==> flow/design.v <==
`timescale 1ns / 1ps
module ALU(
    input  [7:0] SrcA, 
    input  [7:0] SrcB,
    input  [3:0] ALUControl,
    output reg [7:0] ALUResult,
    output reg Zero
);
parameter ADD          = 4'b1000;
parameter SUBTRACT     = 4'b1001;
parameter MULTIPLY     = 4'b1010;
parameter DIVIDE       = 4'b1011;
parameter AND          = 4'b1100;
parameter OR           = 4'b1101;
parameter NOT          = 4'b1110;
parameter XOR          = 4'b1111;
parameter Right_Shift  = 4'b0110;
parameter Left_Shift   = 4'b0111;
parameter LOAD         = 4'b0010;  
parameter STORE        = 4'b0011;   
parameter JUMP         = 4'b0100;
parameter Equal_to     = 4'b0101;
always @(*) begin
    case (ALUControl)
        ADD:          ALUResult = SrcA + SrcB;
        SUBTRACT:     ALUResult = SrcA + (~SrcB + 1'b1);
        MULTIPLY:     ALUResult = SrcA * SrcB;
        DIVIDE:       ALUResult = (SrcB != 0) ? SrcA / SrcB : 8'b0;
        AND:          ALUResult = SrcA & SrcB;
        OR:           ALUResult = SrcA | SrcB;
        NOT:          ALUResult = ~SrcA;
        XOR:          ALUResult = SrcA ^ SrcB;
        Right_Shift:  ALUResult = $signed(SrcA) >>> 1;
        Left_Shift:   ALUResult = $signed(SrcA) << 1;
        Equal_to:    ALUResult = (SrcA == SrcB) ? 8'b00000001 : 8'b00000000;
        default:   begin
          ALUResult = 8'b00000000;
        end
    endcase
      Zero = (ALUResult == 0) ? 1'b1 : 1'b0;
end
endmodule
module ControlUnit(
    input [3:0] opcode,
    input [2:0] funct,
    input Zero,
    output reg RegWrite,
    output reg ALUSrc,
    output reg MemWrite,
    output reg [3:0] ALUControl,
    output reg ResultSrc,
    output reg PCSrc
);
parameter OP_RTYPE        = 4'b0000;
parameter OP_LOAD_IM      = 4'b0001;
parameter OP_LOAD         = 4'b0010;
parameter OP_STORE        = 4'b0011;
parameter OP_JUMP         = 4'b0100;
parameter OP_EQUAL_TO     = 4'b0101;
parameter OP_RIGHT_SHIFT  = 4'b0110;
parameter OP_LEFT_SHIFT   = 4'b0111;
parameter OP_ADDI         = 4'b1000;
parameter OP_BEQ          = 4'b1001;
parameter F_ADD           = 3'b000;
parameter F_SUBTRACT      = 3'b001;
parameter F_MULTIPLY      = 3'b010;
parameter F_DIVIDE        = 3'b011;
parameter F_AND           = 3'b100;
parameter F_OR            = 3'b101;
parameter F_XOR           = 3'b110;
parameter F_NOT           = 3'b111;
parameter ALU_ADD         = 4'b1000;
parameter ALU_SUBTRACT    = 4'b1001;
parameter ALU_MULTIPLY    = 4'b1010;
parameter ALU_DIVIDE      = 4'b1011;
parameter ALU_AND         = 4'b1100;
parameter ALU_OR          = 4'b1101;
parameter ALU_NOT         = 4'b1110;
parameter ALU_XOR         = 4'b1111;
parameter ALU_RIGHT_SHIFT = 4'b0110;
parameter ALU_LEFT_SHIFT  = 4'b0111;
parameter ALU_EQUAL_TO    = 4'b0101;
  always @(*) begin
    RegWrite    = 0;
    ALUSrc      = 0;
    MemWrite    = 0;
    ALUControl  = 4'b0000;
    ResultSrc   = 0;
    PCSrc       = 0;
    case (opcode)
        OP_RTYPE: begin
            RegWrite = 1;
            ALUSrc   = 0;
            case (funct)
                F_ADD:      ALUControl = ALU_ADD;
                F_SUBTRACT: ALUControl = ALU_SUBTRACT;
                F_MULTIPLY: ALUControl = ALU_MULTIPLY;
                F_DIVIDE:   ALUControl = ALU_DIVIDE;
                F_AND:      ALUControl = ALU_AND;
                F_OR:       ALUControl = ALU_OR;
                F_XOR:      ALUControl = ALU_XOR;
                F_NOT:      ALUControl = ALU_NOT;
            endcase
        end
        OP_LOAD_IM: begin
            RegWrite   = 1;
            ALUSrc     = 1;
            ALUControl = ALU_ADD;
            ResultSrc  = 0;
        end
        OP_LOAD: begin
            RegWrite   = 1;
            ALUSrc     = 1;
            ALUControl = ALU_ADD;
            ResultSrc  = 1;
        end
        OP_STORE: begin
        RegWrite = 1;
            ALUSrc     = 1;
            ResultSrc = 0;
            MemWrite   = 1;
            ALUControl = ALU_ADD;
        end
        OP_EQUAL_TO: begin
            ALUControl = ALU_EQUAL_TO;
            PCSrc      = Zero;
        end
        OP_JUMP: begin
            PCSrc = 1;
        end
        OP_RIGHT_SHIFT: begin
            RegWrite   = 1;
            ALUSrc     = 0;
            ALUControl = ALU_RIGHT_SHIFT;
        end
        OP_LEFT_SHIFT: begin
            RegWrite   = 1;
            ALUSrc     = 0;
            ALUControl = ALU_LEFT_SHIFT;
        end
        OP_ADDI: begin
        RegWrite   = 1;
    ALUSrc     = 1;
    ALUControl = ALU_ADD;
    ResultSrc  = 0;
        end
        OP_BEQ: begin
       RegWrite = 0;
       ALUControl = ALU_EQUAL_TO;
       MemWrite = 0;
       ResultSrc = 0;
       ALUSrc = 0;
       PCSrc = Zero;
       end
        default: ALUControl = 4'b0000;
    endcase
end
endmodule
module Extender(
    input  [2:0] in0,
    output reg [7:0] ImmExt
);
    always @(*) begin
        if (in0[2] == 0)
            ImmExt = {5'b00000, in0};  
        else
            ImmExt = {5'b11111, in0};  
    end
endmodule
module Register_file(rdata1, rdata2, wrtData, srcreg1, srcreg2, destreg, write, clk, reset);
input clk, reset, write;
input [2:0] srcreg1, srcreg2, destreg;
input [7:0] wrtData;
output [7:0] rdata1, rdata2;
integer i;
reg [7:0] regfile [0:7];
assign rdata1 = regfile[srcreg1];
assign rdata2 = regfile[srcreg2];
always @ (posedge   clk or posedge reset )begin
if (reset) begin
  for ( i = 0; i < 8; i = i + 1)
    regfile[i] <= i;
end
else  if (write) begin 
    regfile[destreg] <= wrtData;
end
end
endmodule
module MUX_2x1(
input [7:0] in0, input [7:0] in1, input select, output [7:0] out0
    );
    assign out0 = (select ==0) ? in0 : in1;
endmodule
module Forwarding_Mux( Src_in, Result, ALU_Result, forward, Src_out);
input [7:0] Src_in;
input [7:0] Result;
input [7:0] ALU_Result;
input [1:0] forward;
output [7:0] Src_out;
assign Src_out = (forward == 2'b00) ? Src_in:
                 (forward == 2'b01) ? ALU_Result:
                 (forward == 2'b10) ? Result:
                 Src_in;
                 endmodule 
module pc(pc, clk, reset, pcnext, stallF);
input clk, reset;
input [7:0] pcnext;
input stallF;
output reg [7:0] pc;
always  @(posedge   clk or posedge reset) begin
if(reset)
pc <= 8'b0;
else if (!stallF)
pc <= pcnext;
end
endmodule
module IF_ID(
  input [7:0] pcplus1_f,
  input [15:0] instr_f,
  input [7:0] pc_f,
  output reg [7:0] pc_d,
  output reg [7:0] pcplus1_d,
  output reg [15:0] instr_d,
  input clk, input reset,
  input stallD, flushD
);
 always @(posedge clk or posedge reset) begin
  if (reset) begin
    pcplus1_d <= 8'd0;
    instr_d <= 16'd0;
    pc_d <= 8'd0;
  end else if (flushD) begin
    pcplus1_d <= 8'd0;
    instr_d <= 16'd0;
    pc_d <= 8'd0;
  end else if (!stallD) begin
    pcplus1_d <= pcplus1_f;
    instr_d <= instr_f;
    pc_d <= pc_f;
  end
end
endmodule
module ID_EX(
  input [7:0] SrcA, SrcB_reg, pcplus1, ImmExt,
  input [2:0] destreg, Rs1D, Rs2D,
  input RegWrite, ALUSrc, ResultSrc, MemWrite,
  input [3:0] ALUControl,
  output reg [7:0] SrcA_out, SrcB_reg_out, pcplus1_out, ImmExt_out,
  output reg [2:0] destreg_out, Rs1E, Rs2E,
  output reg RegWrite_out, ALUSrc_out, ResultSrc_out, MemWrite_out,
  output reg [3:0] ALUControl_out,
  input clk, input reset, flushE
);
  always @(posedge clk or posedge reset) begin
  if (reset) begin
    SrcA_out <= 0; SrcB_reg_out <= 0; pcplus1_out <= 0; ImmExt_out <= 0;
    destreg_out <= 0; Rs1E <= 0; Rs2E <= 0; RegWrite_out <= 0; ALUSrc_out <= 0; ResultSrc_out <= 0;
    MemWrite_out <= 0; ALUControl_out <= 0;
  end else begin
    if (flushE) begin
      SrcA_out <= 0; SrcB_reg_out <= 0; pcplus1_out <= 0; ImmExt_out <= 0;
      destreg_out <= 0; Rs1E <= 0; Rs2E <= 0; RegWrite_out <= 0; ALUSrc_out <= 0; ResultSrc_out <= 0;
      MemWrite_out <= 0; ALUControl_out <= 0;
    end else begin
      SrcA_out <= SrcA; SrcB_reg_out <= SrcB_reg; pcplus1_out <= pcplus1; ImmExt_out <= ImmExt;
      destreg_out <= destreg; Rs1E <= Rs1D; Rs2E <= Rs2D;
      RegWrite_out <= RegWrite; ALUSrc_out <= ALUSrc; ResultSrc_out <= ResultSrc;
      MemWrite_out <= MemWrite; ALUControl_out <= ALUControl;
    end
  end
end
endmodule
module EX_MEM(
  input [7:0] ALUResult, SrcB_reg, pcplus1,
  input [2:0] destreg,
  input RegWrite, MemWrite, ResultSrc,
  output reg [7:0] ALUResult_out, WriteData_out, pcplus1_out,
  output reg [2:0] destreg_out,
  output reg RegWrite_out, MemWrite_out, ResultSrc_out,
  input clk, input reset
);
  always @(posedge clk or posedge reset) begin
    if (reset) begin
      ALUResult_out <= 0; WriteData_out <= 0; pcplus1_out <= 0;
      destreg_out <= 0; RegWrite_out <= 0; MemWrite_out <= 0; ResultSrc_out <= 0;
    end else begin
      ALUResult_out <= ALUResult; WriteData_out <= SrcB_reg; pcplus1_out <= pcplus1;
      destreg_out <= destreg;
      RegWrite_out <= RegWrite; MemWrite_out <= MemWrite; ResultSrc_out <= ResultSrc;
    end
  end
endmodule
module MEM_WB(
  input [7:0] ReadData, ALUResult, pcplus1,
  input [2:0] destreg,
  input RegWrite, ResultSrc,
  output reg [7:0] ReadData_out, ALUResult_out, pcplus1_out,
  output reg [2:0] destreg_out,
  output reg RegWrite_out, ResultSrc_out,
  input clk, input reset
);
  always @(posedge clk or posedge reset) begin
    if (reset) begin
      ReadData_out <= 0; ALUResult_out <= 0; pcplus1_out <= 0;
      destreg_out <= 0; RegWrite_out <= 0; ResultSrc_out <= 0;
    end else begin
      ReadData_out <= ReadData; ALUResult_out <= ALUResult; pcplus1_out <= pcplus1;
      destreg_out <= destreg;
      RegWrite_out <= RegWrite; ResultSrc_out <= ResultSrc;
    end
  end
endmodule
module Hazard_unit( 
input [2:0] Rs1D, Rs2D, Rs1E, Rs2E, a1_d, a1_e, a1_w, a1_m,
input [3:0] opcode,
input regwrite_m, regwrite_w, ResultSrc_e, pcsrc,
output reg StallF, StallD, FlushD, FlushE,
output reg [1:0] ForwardAE, ForwardBE);
wire hzd;
assign hzd = (ResultSrc_e && (a1_e != 0) &&
              ((a1_e == a1_d) || (a1_e == Rs1D) || (a1_e == Rs2D)) &&
              (opcode != 4'b0101) && (opcode != 4'b0100));
always @(*) begin
        StallF = hzd;
        StallD = hzd;
        FlushE = hzd;
        FlushD = pcsrc;  
    end                           
always @(*) begin
        if (regwrite_m && (a1_m != 0) && (a1_m == Rs1E))
            ForwardAE = 2'b01;  
        else if (regwrite_w && (a1_w != 0) && (a1_w == Rs1E))
            ForwardAE = 2'b10;  
        else
            ForwardAE = 2'b00;  
        if (regwrite_m && (a1_m != 0) && (a1_m == Rs2E))
            ForwardBE = 2'b01;  
        else if (regwrite_w && (a1_w != 0) && (a1_w == Rs2E))
            ForwardBE = 2'b10;  
        else
            ForwardBE = 2'b00;  
    end
endmodule
module Pipelined_Processor(
input CLK,
input reset,
output [7:0] imem_addr,
input [15:0] imem_data,
output [7:0] dmem_addr,
output [7:0] dmem_wdata,
output dmem_we,
input [7:0] dmem_rdata,
output [7:0] result 
   );
wire pcsrc;
wire [7:0] pcplus1_f;
wire [7:0] pcnext_f;
wire [7:0] pc_f, pc_d;
wire [15:0] instr_f, instr_d;
wire signed [7:0] SrcA_d, SrcA_e;
wire signed [7:0] RD1e, RD2e;  
wire signed [7:0] SrcB ;
wire Zero;
wire [7:0] ALUResult_e, ALUResult_m, ALUResult_w;
wire [3:0] ALUControl_d, ALUControl_e;
wire ALUSrc_d, ALUSrc_e, ResultSrc_e, ResultSrc_d, ResultSrc_m, ResultSrc_w;
wire [7:0] pcplus1_d, pcplus1_e, pcplus1_m, pcplus1_w;
wire [2:0] a1_d, Rs1D, Rs2D;
wire [2:0] Rs1E, Rs2E;
wire [2:0] a1_e, a1_m, a1_w;  
wire [3:0] opcode;
wire [2:0] funct;
wire [7:0] SrcB_reg, SrcB_reg_e, SrcB_reg_m;
wire [7:0] wrtdata;
wire [7:0] read_data_w, read_data_m;
wire MemWrite_d, MemWrite_e, MemWrite_m;
wire regwrite_d, regwrite_e, regwrite_w, regwrite_m;
wire [7:0] ImmExt_d, ImmExt_e;  
wire [1:0] ForwardAE, ForwardBE;
wire stallF, flushD, stallD, flushE;
pc p0(.pcnext(pcnext_f),. reset(reset), .pc(pc_f), .stallF(stallF), .clk(CLK));
assign pcplus1_f = pc_f + 1;
assign imem_addr = pc_f;
assign instr_f = imem_data;
assign opcode = instr_f[15:12];
assign pcnext_f = (opcode == 4'b0101 && Zero) ? (pc_f + ImmExt_d) : 
  (pcsrc) ? ImmExt_d :
                (pc_f + 1);
assign a1_d = instr_f[8:6];   
assign funct = instr_f[11:9];
assign Rs1D = instr_f[5:3];
assign Rs2D = instr_f[2:0];
  Extender e0(.in0(Rs2D), .ImmExt(ImmExt_d));
IF_ID l0(.clk(CLK), .flushD(flushD), .stallD(stallD), .pcplus1_f(pcnext_f), .pcplus1_d(pcplus1_d),  .reset(reset), .pc_f(pc_f), .pc_d(pc_d),  .instr_d(instr_d), .instr_f(instr_f));
ControlUnit c0(.opcode(opcode), .funct(funct), .Zero(Zero), .ALUSrc(ALUSrc_d), .MemWrite(MemWrite_d), .ALUControl(ALUControl_d), .ResultSrc(ResultSrc_d), .PCSrc(pcsrc), .RegWrite(regwrite_d));
  Register_file r0(.clk(CLK), .reset(reset), .write(regwrite_w), .destreg(a1_w), .srcreg1(Rs1D), .srcreg2(Rs2D), .rdata1(SrcA_d), .rdata2(SrcB_reg), .wrtData(wrtdata));
ID_EX l1(.clk(CLK), .flushE(flushE), .reset(reset), .SrcA(SrcA_d), .SrcB_reg(SrcB_reg), 
.pcplus1(pcplus1_d), .ImmExt(ImmExt_d), 
.destreg(a1_d), .Rs1D(Rs1D), .Rs2D(Rs2D), .Rs1E(Rs1E), .Rs2E(Rs2E),
.RegWrite(regwrite_d), .ALUSrc(ALUSrc_d), .ResultSrc(ResultSrc_d), 
.MemWrite(MemWrite_d), .ALUControl(ALUControl_d), 
.SrcA_out(RD1e),
.SrcB_reg_out(RD2e), 
.pcplus1_out(pcplus1_e),
.ImmExt_out(ImmExt_e), .destreg_out(a1_e), 
.RegWrite_out(regwrite_e), .ALUSrc_out(ALUSrc_e), 
.ResultSrc_out(ResultSrc_e), 
.MemWrite_out(MemWrite_e), 
.ALUControl_out(ALUControl_e));
Forwarding_Mux m0(.Src_in(RD1e), .Result(wrtdata), .ALU_Result(ALUResult_m), .forward(ForwardAE), .Src_out(SrcA_e));
Forwarding_Mux m1(.Src_in(RD2e), .Result(wrtdata), .ALU_Result(ALUResult_m), .forward(ForwardBE), .Src_out(SrcB_reg_e));
MUX_2x1 alu(.in0(SrcB_reg_e), .in1(ImmExt_e), .select(ALUSrc_e), .out0(SrcB));
ALU a0( .SrcA(SrcA_e), .SrcB(SrcB), .Zero(Zero), .ALUResult(ALUResult_e), .ALUControl(ALUControl_e));
EX_MEM l2(.clk(CLK), .reset(reset), 
.ALUResult(ALUResult_e), .SrcB_reg(SrcB_reg_e),
.pcplus1(pcplus1_e), 
          .RegWrite(regwrite_e), .MemWrite(MemWrite_e),
          .ResultSrc(ResultSrc_e), 
.ALUResult_out(ALUResult_m), .destreg(a1_e), 
.WriteData_out(SrcB_reg_m ), .pcplus1_out(pcplus1_m), .destreg_out(a1_m), .RegWrite_out(regwrite_m), .MemWrite_out(MemWrite_m), .ResultSrc_out(ResultSrc_m));
assign dmem_addr = ALUResult_m;
assign dmem_wdata = SrcB_reg_m;
assign dmem_we = MemWrite_m;
assign read_data_m = dmem_rdata;
MEM_WB l3(.clk(CLK), .reset(reset), .ReadData(read_data_m), .ALUResult(ALUResult_m), .pcplus1(pcplus1_m), .destreg(a1_m), .RegWrite(regwrite_m), .ResultSrc(ResultSrc_m), .ReadData_out(read_data_w), .ALUResult_out(ALUResult_w), .pcplus1_out(pcplus1_w), .destreg_out(a1_w), .RegWrite_out(regwrite_w), .ResultSrc_out(ResultSrc_w));
MUX_2x1 read(.in0(ALUResult_w), .in1(read_data_w), .select(ResultSrc_w), .out0(wrtdata));
assign result = wrtdata;
Hazard_unit h0(.Rs1D(Rs1D), .Rs2D(Rs2D), .Rs1E(Rs1E), .Rs2E(Rs2E), .a1_d(a1_d), .a1_e(a1_e), .a1_w(a1_w), .a1_m(a1_m), .opcode(opcode), .regwrite_m(regwrite_m), .regwrite_w(regwrite_w), .ResultSrc_e(ResultSrc_e), .pcsrc(pcsrc), .StallF(stallF), .StallD(stallD), .FlushD(flushD), .FlushE(flushE), .ForwardAE(ForwardAE), .ForwardBE(ForwardBE));
endmodule
## Reports on Pipelined_Processor

The steps from the RTL of Pipelined_Processor to its reports follow in flow order.
Line numbers count from 1 in the design file above.
Operators: Yosys type, input widths -> output width; for muxes data width and select width s.
Library cell names are shortened.
Not given: n/a

| set-up | value |
|---|---|
| top | Pipelined_Processor |
| clock input | CLK |
| standard-cell library | sky130hd |
| library corner | tt_025C_1v80 |

## After elaboration

Counts by Yosys on the flattened word-level netlist (proc, flatten, opt, wreduce). Print and check cells are left out. Cells with the same type and inputs are merged into one.
Memory sizes are those after Yosys's memory passes, which may raise the word count (mostly to a power of two), join words into wider ones and drop unused or constant bits.

| word-level totals | value |
|---|---|
| flip-flop bits (word level) | 156 |
| bits in read-only memories | 24 |
| memories | 1 |
| output and inout bits | 33 |
| cells after elaboration | 172 |

| operators by class | value |
|---|---|
| add/sub/neg operators | 5 |
| $mul | 1 |
| div/mod/pow operators | 1 |
| eq/ne operators | 55 |
| mux-type cells | 38 |
| bitwise logic cells | 5 |
| reduce/logical cells | 35 |

Memories:

| memory | depth | width | rd ports | wr ports | line | text |
|---|---|---|---|---|---|---|
| (name not given) | 8 | 3 | 1 | 0 | 94 | `case (funct)` |

Operators by type and width:

| kind | number |
|---|---|
| $pmux 8 s8 | 2 |
| $mux 8 | 15 |
| $pmux 8 s11 | 1 |
| $div 8x8->8 | 1 |
| $mul 8x8->8 | 1 |
| $eq 4x4->1 const B | 10 |
| $eq 3x3->1 const B | 12 |
| $eq 4x3->1 const B | 7 |
| $add 8x8->8 | 3 |
| $eq 3x3->1 | 7 |
| $pmux 4 s5 | 1 |
| $eq 3x2->1 const B | 6 |
| $reduce_and 2->1 | 8 |
| $add 8x1->8 const B | 2 |
| $not 8->8 | 2 |
| $logic_and 1x1->1 | 11 |
| $mux 1 | 10 |
| $eq 3x1->1 const B | 3 |
| $logic_not 3->1 | 3 |
| $reduce_bool 3->1 | 3 |
| $mux 3 | 3 |
| $eq 4x2->1 const B | 2 |
| $ne 4x3->1 const B | 2 |
| $eq 8x8->1 | 1 |
| $and 8x8->8 | 1 |
| $or 8x8->8 | 1 |
| $xor 8x8->8 | 1 |
| $logic_not 8->1 | 1 |

Other operator kinds: 13; their cells: 20.

## Longest topological paths

Depth = most cells in a row (Yosys ltp): at word level without a register or memory, in the mapped netlist without a sequential cell, where the memories' decode and read muxes count.

| depth | value |
|---|---|
| word-level depth | 19 |
| ABC_AREA | 0 |
| gate-level depth with buffers | 78 |
| gate-level depth less buffers | 74 |

## After synthesis

Yosys stat after the flow's synthesis: flattened, memories mapped to cells. It holds for the ABC_AREA given above (unset counts as 0); a run with the other value may have another netlist.

| synthesis totals | value |
|---|---|
| mapped cells | 1287 |
| chip area (Yosys) | 11330.9 um2 |
| sequential part of the area | 3718.6 um2 |
| flip-flop cells | 148 |

Cells by type:

| type | number |
|---|---|
| dfrtp_1 | 136 |
| ha_1 | 86 |
| nor2_1 | 134 |
| a21oi_1 | 96 |
| o21ai_0 | 93 |
| nand2_1 | 108 |
| mux2i_1 | 35 |
| xnor2_1 | 38 |
| dfstp_2 | 12 |
| fa_1 | 15 |
| mux2_2 | 26 |
| inv_1 | 73 |
| nor3_1 | 34 |
| nand3_1 | 32 |
| clkbuf_1 | 42 |
| xor2_1 | 16 |
| a211oi_1 | 18 |
| o21a_1 | 18 |

Other cell types: 76; their cells: 275.
The figures by module come from a second, unflattened synthesis with its own total; it is not the netlist above.

| unflattened totals | value |
|---|---|
| cell total of the unflattened synthesis | 1371 |
| area (unflattened synthesis) | 14272.4 um2 |

Rows give one instance, submodules left out.

Modules:

| module | instances | cells | area (um2) |
|---|---|---|---|
| ALU | 1 | 529 | 3921.3 |
| Register_file | 1 | 329 | 3673.5 |
| ID_EX | 1 | 104 | 1574.0 |
| IF_ID | 1 | 104 | 1327.5 |
| EX_MEM | 1 | 31 | 754.5 |
| MEM_WB | 1 | 30 | 729.4 |
| Pipelined_Processor | 1 | 78 | 566.8 |
| Forwarding_Mux | 2 | 27 | 276.5 |
| pc | 1 | 18 | 335.3 |
| Hazard_unit | 1 | 38 | 310.3 |
| MUX_2x1 | 2 | 9 | 131.4 |
| ControlUnit | 1 | 30 | 203.9 |
| Extender | 1 | 8 | 60.1 |

## Path before layout

OpenSTA on the mapped netlist: ideal clock, no wires. The path of least setup slack (recovery checks aside). Input and output delay are each 20% of the period. Register names are those of the netlist, which keeps one name where synthesis merged equal registers.

| timing post-synthesis | value |
|---|---|
| kind | flip-flop to flip-flop |
| from | register l1.ImmExt_out[6] |
| to | register p0.pc[7] |
| clock period | 13.5 ns |
| library setup time | 0.126 ns |
| launch time at the first pin | 0.000 ns |
| data arrival time | 12.790 ns |
| data required time | 13.374 ns |
| slack | 0.584 ns |
| path delay | 12.916 ns |
| stages on the path | 69 |
| path buffers | 1 |
| synthesis period reached | 12.916 ns |

"path delay" = arrival - input delay + setup time.
"stages on the path": output pins that drive a net of the path, with the launching flip-flop's if there is one; two outputs of one cell count as two.
"synthesis period reached" = period - worst setup slack (recovery checks aside). The figure is calculated, with input and output delays left at 20% of the set period.
At most two assigning lines are given for a register; there are more.

| on the way, post-synthesis | value |
|---|---|
| cell sequence | dfrtp_1 > buf_2 > or3b_1 > a211oi_2 > o211ai_2 > o221ai_2 > a21o_2 > clkinv_1 > nor3_1 > nand2_1 > a22oi_1 > ha_1 > o21a_1 > or2_2 > and2_1 > nor2b_1 > nor2_1 > a21oi_1 > (+33 left out) > a21o_1 > a21oi_1 > nor2b_1 > nor2_1 > nor2_1 > mux2_2 > ha_1 > o21a_1 > o21ai_0 > a21oi_1 > o21ai_0 > nand2b_1 > a21oi_1 > o221ai_1 > nor3_2 > nand4_1 > nor3b_1 > a221o_1 |
| elaborated cells between the ends (all ways) | 21 |
| source lines of those cells | 14 |
| classes of those cells | 3 x add/sub; 1 x mul; 1 x div; 1 x eq/ne; 8 x mux; 4 x logic; 3 x reduce/logical |

Ends and longest elaborated chain, post-synthesis:

| what | line | text |
|---|---|---|
| start, declared | 248 | `output reg [7:0] SrcA_out, SrcB_reg_out, pcplus1_out, ImmExt_out,` |
| start, assigned | 256 | `SrcA_out <= 0; SrcB_reg_out <= 0; pcplus1_out <= 0; ImmExt_out <= 0;` |
| start, assigned | 265 | `SrcA_out <= SrcA; SrcB_reg_out <= SrcB_reg; pcplus1_out <= pcplus1; ImmExt_out <= ImmExt;` |
| end, assigned | 212 | `pc <= 8'b0;` |
| end, assigned | 214 | `pc <= pcnext;` |
| end, declared | 209 | `output reg [7:0] pc;` |

Chain of elaborated cells between the ends: none given.

## Worst path after layout

From the final timing report of record 2: the path of least setup slack in the routed layout; clock arrival at registers is part of the times.

| timing post-layout | value |
|---|---|
| kind | flip-flop to flip-flop |
| from | register l1.ImmExt_out[6] |
| to | register p0.pc[7] |
| clock period | 13.5 ns |
| library setup time | 0.11 ns |
| launch time at the first pin | 0.43 ns |
| data arrival time | 13.26 ns |
| data required time | 13.81 ns |
| slack | 0.56 ns |
| stages on the path | 74 |
| path buffers | 3 |

At most two assigning lines are given for a register; there are more.

| on the way, post-layout | value |
|---|---|
| cell sequence | dfrtp_2 > or3b_4 > a211oi_4 > o211ai_2 > buf_6 > o221ai_1 > a22o_2 > ha_2 > a22oi_2 > ha_1 > o21a_1 > or2_4 > and2_1 > nor2b_1 > nor2_1 > a21oi_1 > ha_1 > o21a_1 > (+38 left out) > nor2_2 > nor2_4 > nor2_1 > a21oi_1 > ha_1 > a21boi_0 > o21a_1 > o21ai_1 > a21oi_1 > o21ai_1 > nand2b_1 > a21oi_2 > o221ai_2 > nor3_4 > buf_6 > nand4_1 > nor3b_4 > a221o_1 |
| elaborated cells between the ends (all ways) | 21 |
| source lines of those cells | 14 |
| classes of those cells | 3 x add/sub; 1 x mul; 1 x div; 1 x eq/ne; 8 x mux; 4 x logic; 3 x reduce/logical |

Ends and longest elaborated chain, post-layout:

| what | line | text |
|---|---|---|
| start, declared | 248 | `output reg [7:0] SrcA_out, SrcB_reg_out, pcplus1_out, ImmExt_out,` |
| start, assigned | 256 | `SrcA_out <= 0; SrcB_reg_out <= 0; pcplus1_out <= 0; ImmExt_out <= 0;` |
| start, assigned | 265 | `SrcA_out <= SrcA; SrcB_reg_out <= SrcB_reg; pcplus1_out <= pcplus1; ImmExt_out <= ImmExt;` |
| end, assigned | 212 | `pc <= 8'b0;` |
| end, assigned | 214 | `pc <= pcnext;` |
| end, declared | 209 | `output reg [7:0] pc;` |

Chain of elaborated cells between the ends: none given.

Pipelined_Processor through Yosys and OpenROAD on sky130hd: 4 stored runs, unordered, with their settings and measured results. The constraints put input and output delay at 20% of the set period each and load the outputs with 0.01 pF.
"clock period achieved" = clock period - worst setup slack. The figure is calculated, with input and output delays left at 20% of the set period.
"time of the worst setup path" = time allowed to the worst setup path (clock period - input delay - output delay, where it has them) - its slack; a late launch clock adds to it, a late capture clock takes from it.
"overall power" rests on the timing tool's default activity at the inputs, not on a simulated workload.

#### Record 1

| setting | value |
|---|---|
| CAP_MARGIN | `35` |
| CELL_PAD_IN_SITES_DETAIL_PLACEMENT | `0` |
| CELL_PAD_IN_SITES_GLOBAL_PLACEMENT | `0` |
| CORE_MARGIN | `2` |
| CORE_UTILIZATION | `72` |
| CTS_CLUSTER_DIAMETER | `318` |
| GPL_ROUTABILITY_DRIVEN | `1` |
| PLACE_DENSITY_LB_ADDON | `0.02` |
| SETUP_SLACK_MARGIN | `2.63` |
| period_ns | `14.4` |
| SLEW_MARGIN | `20` |

Unfinished; error GRT-0232 in routing.

#### Record 2

| setting | value |
|---|---|
| CELL_PAD_IN_SITES_DETAIL_PLACEMENT | `1` |
| CELL_PAD_IN_SITES_GLOBAL_PLACEMENT | `1` |
| CTS_CLUSTER_DIAMETER | `198` |
| CTS_CLUSTER_SIZE | `35` |
| MIN_ROUTING_LAYER | `met2` |
| TNS_END_PERCENT | `5` |
| period_ns | `13.5` |
| CAP_MARGIN | `20` |
| CORE_MARGIN | `2` |
| CORE_UTILIZATION | `40` |
| SLEW_MARGIN | `20` |

| result | value |
|---|---|
| clock period achieved | 12.944 ns |
| total negative slack | 0.000 ns |
| worst setup slack after layout | 0.556 ns |
| worst hold slack in the final report | 0.346 ns |
| standard-cell area after layout | 13705.6 um2 |
| netlist area reported by Yosys | 11330.9 um2 |
| utilization of the finished layout | 49.2% |
| area inside the die boundary | 29689.0 um2 |
| overall power | 3.055 mW |
| time of the worst setup path | 12.94 ns |
| critical path type | flip-flop to flip-flop |

#### Record 3

| setting | value |
|---|---|
| CORE_UTILIZATION | `20` |
| period_ns | `13.2` |
| CAP_MARGIN | `20` |
| CORE_MARGIN | `2` |
| SLEW_MARGIN | `20` |

| result | value |
|---|---|
| worst setup slack after layout | 0.499 ns |
| total negative slack | 0.000 ns |
| time of the worst setup path | 12.70 ns |
| critical path type | flip-flop to flip-flop |
| area inside the die boundary | 58573.7 um2 |
| netlist area reported by Yosys | 11330.9 um2 |
| clock period achieved | 12.701 ns |
| overall power | 3.160 mW |
| utilization of the finished layout | 25.9% |
| standard-cell area after layout | 14541.4 um2 |
| worst hold slack in the final report | 0.349 ns |

#### Record 4

| setting | value |
|---|---|
| CORE_UTILIZATION | `40` |
| SETUP_SLACK_MARGIN | `1.21` |
| period_ns | `13.2` |
| CAP_MARGIN | `20` |
| CORE_MARGIN | `2` |
| SLEW_MARGIN | `20` |

| result | value |
|---|---|
| overall power | 3.237 mW |
| utilization of the finished layout | 50.5% |
| standard-cell area after layout | 14073.5 um2 |
| area inside the die boundary | 29689.0 um2 |
| total negative slack | 0.000 ns |
| worst hold slack in the final report | 0.350 ns |
| worst setup slack after layout | 0.729 ns |
| netlist area reported by Yosys | 11330.9 um2 |
| time of the worst setup path | 12.47 ns |
| critical path type | flip-flop to flip-flop |
| clock period achieved | 12.471 ns |
